==> flow/design.v <==
module mapper #(
    parameter DIM4_WIDTH = 8,  
    parameter DIM3_WIDTH = 8, 
    parameter DIM2_WIDTH = 8,  
    parameter DIM1_WIDTH = 8,
    parameter IDX4_WIDTH = 8,  
    parameter IDX3_WIDTH = 8, 
    parameter IDX2_WIDTH = 8,  
    parameter IDX1_WIDTH = 8,
    parameter ROW_MAJOR = 1,   
    parameter ADDR_WIDTH = 32 
)( 
    input  logic                        clk,            
    input  logic                        rst,            
    input  logic [DIM4_WIDTH - 1:0]     dim4, 
    input  logic [DIM3_WIDTH - 1:0]     dim3, 
    input  logic [DIM2_WIDTH - 1:0]     dim2,
    input  logic [DIM1_WIDTH - 1:0]     dim1,
    input  logic [IDX4_WIDTH - 1:0]     idx4,
    input  logic [IDX3_WIDTH - 1:0]     idx3, 
    input  logic [IDX2_WIDTH - 1:0]     idx2,
    input  logic [IDX1_WIDTH - 1:0]     idx1,
    input  logic [ADDR_WIDTH - 1:0]     base_addr,
    output logic [ADDR_WIDTH - 1:0]     addr
);
    logic [ADDR_WIDTH - 1:0] mult1_result, mult2_result, mult3_result;
    logic [ADDR_WIDTH - 1:0] dim3_dim2_dim1, dim2_dim1;
    logic [ADDR_WIDTH - 1:0] addr_temp;
    generate
        if (ROW_MAJOR) begin : row_major_block
            always_ff @(posedge clk or posedge rst) begin
                if (rst) begin
                    dim2_dim1 <= '0;
                    dim3_dim2_dim1 <= '0;
                end else begin
                    dim2_dim1 <= dim2 * dim1;
                    dim3_dim2_dim1 <= dim3 * dim2 * dim1;
                end
            end
            always_ff @(posedge clk or posedge rst) begin
                if (rst) begin
                    mult1_result <= '0;
                    mult2_result <= '0;
                    mult3_result <= '0;
                end else begin
                    mult1_result <= idx4 * dim3_dim2_dim1;
                    mult2_result <= idx3 * dim2_dim1;
                    mult3_result <= idx2 * dim1;
                end
            end
            always_ff @(posedge clk or posedge rst) begin
                if (rst) begin
                    addr_temp <= '0;
                end else begin
                    addr_temp <= base_addr + mult1_result + mult2_result + mult3_result + idx1;
                end
            end
        end else begin : column_major_block
            always_ff @(posedge clk or posedge rst) begin
                if (rst) begin
                    dim2_dim1 <= '0;
                    dim3_dim2_dim1 <= '0;
                end else begin
                    dim2_dim1 <= dim2 * dim1;
                    dim3_dim2_dim1 <= dim3 * dim2 * dim1;
                end
            end
            always_ff @(posedge clk or posedge rst) begin
                if (rst) begin
                    mult1_result <= '0;
                    mult2_result <= '0;
                    mult3_result <= '0;
                end else begin
                    mult1_result <= idx4 * dim3_dim2_dim1;
                    mult2_result <= idx3 * dim2_dim1;
                    mult3_result <= idx1 * dim2;
                end
            end
            always_ff @(posedge clk or posedge rst) begin
                if (rst) begin
                    addr_temp <= '0;
                end else begin
                    addr_temp <= base_addr + mult1_result + mult2_result + mult3_result + idx2;
                end
            end
        end
    endgenerate
    assign addr = addr_temp;
endmodule
# Step by step through the tools: mapper

The steps from the RTL of mapper to its reports follow in flow order.
Line numbers count from 1 in the design file above.
Cell names lack the library's common part.
The mark -- stands for no value.

Top module: mapper
Clock port: clk
Standard-cell library: sky130hd
Library corner: tt_025C_1v80

# Word level

Source: Yosys, flattened and elaborated, memories not mapped. Widths are those after wreduce; folded enables and synchronous resets count as part of the registers. Registers that Yosys merges into a memory's read port (data or address) are not register bits. Print and check cells do not count. Equal cells are merged and count once.

Add/sub/neg operators: 4
$mul: 6

Operators by type and width:

| operator                                      | count |
| 8-bit by 8-bit multiplier with 16-bit output  | 3 |
| 8-bit by 24-bit multiplier with 32-bit output | 1 |
| 16-bit by 8-bit multiplier with 24-bit output | 1 |
| 8-bit by 16-bit multiplier with 24-bit output | 1 |
| 32-bit adder                                  | 2 |
| 32-bit by 16-bit adder with 32-bit output     | 1 |
| 32-bit by 8-bit adder with 32-bit output      | 1 |

Bits of input ports: 98
Register bits: 152
Elaborated cells: 16

# Logic depth

Depth = most cells in a row (Yosys ltp): at word level without a register or memory, in the mapped netlist without a sequential cell, where the memories' decode and read muxes count.

Word-level depth: 4
ABC_AREA: 0
Mapped depth: 33

# After synthesis

Yosys stat after the flow's synthesis: flattened, memories mapped to cells. It holds for the ABC_AREA given above (unset counts as 0); a run with the other value may have another netlist.

Buffer cells: 80
Cell area after synthesis: 26386.6 um^2
Mapped flip-flops: 144
Mapped cells: 2774
Sequential part of the area: 3603.5 um^2

Cells by type:

| type     | count | total area (um^2) |
| fa_1     | 455   | 9.11E+03 |
| ha_1     | 325   | 4066.4 |
| dfrtp_1  | 144   | 3.6E+03 |
| and2_1   | 345   | 2158.32 |
| inv_1    | 453   | 1.7E+03 |
| nand2_1  | 340   | 1.28E+03 |
| xnor2_1  | 98    | 858.323 |
| a21oi_1  | 104   | 520.499 |
| a21o_1   | 56    | 420.403 |
| clkbuf_1 | 79    | 296.534 |
| xor2_1   | 29    | 253.994 |
| nor2_1   | 64    | 240.23 |
| nand3_1  | 29    | 145.139 |
| o21ai_1  | 29    | 145.139 |
| and3_1   | 23    | 143.888 |
| o21ai_0  | 24    | 120.115 |
| o21bai_1 | 15    | 112.608 |
| nor2b_1  | 15    | 93.84 |

Other cell types: 43; their cells: 147.

# Worst setup path after synthesis

Source: OpenSTA report_checks on the synthesized netlist (no wires, ideal clock, input and output delay 20% of the period each), path of least setup slack; recovery checks are left aside. Register names are those of the netlist, which keeps one name where synthesis merged equal registers.

Kind: input port to flip-flop
From: in dim2[2]
To: reg dim3_dim2_dim1[23]
Data required time: 11875 ps
Clock period: 12000 ps
Path buffers: 1
External input delay: 2400 ps
Delay of the path: 7520 ps
Setup time: 125 ps
Arrival: 9795 ps
Setup slack: 2080 ps
Stages: 31
Synthesis period reached: 9920 ps

"delay of the path" is the arrival time less input delay plus setup time.
"stages": output pins that drive a net of the path, with the launching flip-flop's if there is one; two outputs of one cell count as two.
"synthesis period reached" = period - worst setup slack (recovery checks aside). The figure is calculated, with input and output delays left at 20% of the set period.
The rows between start and end are the longest chain of elaborated cells between them; the timing report does not say that the signal goes this way. Where chains are equally long, one stands for them.
Each line given opens the expression or statement behind the cell; cells for indexed reads and writes are added by Yosys, which also makes memories of some case tables.

Cell sequence: clkbuf_1 nand2_1 fa_1 fa_1 inv_1 fa_1 inv_1 fa_1 inv_1 ha_1 a2111o_1 a31o_1 a21oi_1 xnor2_1 nand2_1 fa_1 inv_1 fa_1 fa_1 inv_1 fa_1 inv_1 ha_1 a21o_1 a21o_1 nor3b_1 a21oi_1 a41oi_1 o21ba_1 o21bai_1 xnor2_1
Length of the longest elaborated chain: 2

Ends and longest elaborated chain, post-synthesis:

| item                                          | RTL line | text |
| start: declaration                            | 17       | `input  logic [DIM2_WIDTH - 1:0]     dim2,` |
| 8-bit by 8-bit multiplier with 16-bit output  | 37       | `dim3_dim2_dim1 <= dim3 * dim2 * dim1;` |
| 16-bit by 8-bit multiplier with 24-bit output | 37       |  |
| end: assignment                               | 34       | `dim3_dim2_dim1 <= '0;` |
| end: assignment                               | 37       |  |

# Path in the finished layout

From the final timing report of stored run 1: the path of least setup slack in the routed layout; clock arrival at registers is part of the times.
The report prints the path's times to 10 ps; the period is as set.

Kind: input port to flip-flop
From: in dim3[6]
To: reg dim3_dim2_dim1[23]
Path buffers: 3
Stages: 32
Data required time: 9900 ps
Clock period: 9550 ps
Setup time: 80 ps
External input delay: 1910 ps
Setup slack: 720 ps
Arrival: 9180 ps

The rows between start and end are the longest chain of elaborated cells between them; the timing report does not say that the signal goes this way. Where chains are equally long, one stands for them.

Cell sequence: buf_2 and2_1 fa_1 fa_1 fa_1 inv_2 fa_2 inv_2 ha_4 a21o_1 a21o_1 a21oi_2 buf_4 o21ai_4 xor2_2 buf_4 and2_4 fa_1 fa_1 fa_1 inv_2 fa_1 inv_2 ha_4 a21o_1 a21o_1 o21ba_4 a21oi_4 a41oi_2 o21ba_1 o21bai_1 xnor2_1
Length of the longest elaborated chain: 2

Ends and longest elaborated chain, post-layout:

| item                                          | RTL line | text |
| start: declaration                            | 16       | `input  logic [DIM3_WIDTH - 1:0]     dim3,` |
| 8-bit by 8-bit multiplier with 16-bit output  | 37       | `dim3_dim2_dim1 <= dim3 * dim2 * dim1;` |
| 16-bit by 8-bit multiplier with 24-bit output | 37       |  |
| end: assignment                               | 34       | `dim3_dim2_dim1 <= '0;` |
| end: assignment                               | 37       |  |

## Implementation results

Measured data: module mapper, platform sky130hd, 5 stored runs of the flow under differing settings, order arbitrary. Input and output delays are each 20% of the period that was set; the output load is 0.01 pF.
"period achieved" means the clock period less the worst setup slack. The figure is calculated, with input and output delays left at 20% of the set period.
Among the settings, . means not set for that run.

| setting or result                             | stored run 1 | stored run 2 | stored run 3 | stored run 4 | stored run 5 |
| ABC_AREA                                      | 0            | 0            | .            | .            | .            |
| CORE_ASPECT_RATIO                             | 0.56         | .            | .            | .            | .            |
| CORE_MARGIN                                   | 4            | 2            | 2            | 2            | 2            |
| CORE_UTILIZATION                              | 58           | 63           | 65           | 40           | 40           |
| CTS_CLUSTER_SIZE                              | 45           | .            | .            | .            | .            |
| PLACE_DENSITY_LB_ADDON                        | 0.08         | .            | .            | .            | .            |
| SETUP_SLACK_MARGIN                            | 2.77         | 2.05         | .            | .            | .            |
| SLEW_MARGIN                                   | 35           | 35           | 20           | 20           | 20           |
| period_ns                                     | 9.55         | 14.2         | 11.2         | 12.3         | 11.2         |
| CAP_MARGIN                                    | 20           | 20           | 20           | 20           | 20           |
| CELL_PAD_IN_SITES_DETAIL_PLACEMENT            | .            | 1            | .            | .            | .            |
| CELL_PAD_IN_SITES_GLOBAL_PLACEMENT            | .            | 1            | .            | .            | .            |
| CTS_CLUSTER_DIAMETER                          | .            | 58           | .            | .            | .            |
| MAX_ROUTING_LAYER                             | .            | met5         | .            | .            | .            |
| PLACE_DENSITY                                 | .            | 0.58         | .            | .            | .            |
| smallest setup slack (ps)                     | 721          | 2343         | 851          | 1294         | 676          |
| period achieved (ps)                          | 8829         | 11857        | 10349        | 11006        | 10524        |
| standard-cell area of the final layout (um^2) | 30359.1      | 28673.8      | 28782.6      | 29054.1      | 29236.8      |
| die size (um^2)                               | 49115.4      | 43536.9      | 42222.0      | 68037.5      | 68037.5      |
| worst hold slack (ps)                         | 507          | 533          | 552          | 491          | 489          |
| chip area in the Yosys report (um^2)          | 26386.6      | 26386.6      | 26386.6      | 26386.6      | 26386.6      |
| total negative slack (ps)                     | 0            | 0            | 0            | 0            | 0            |
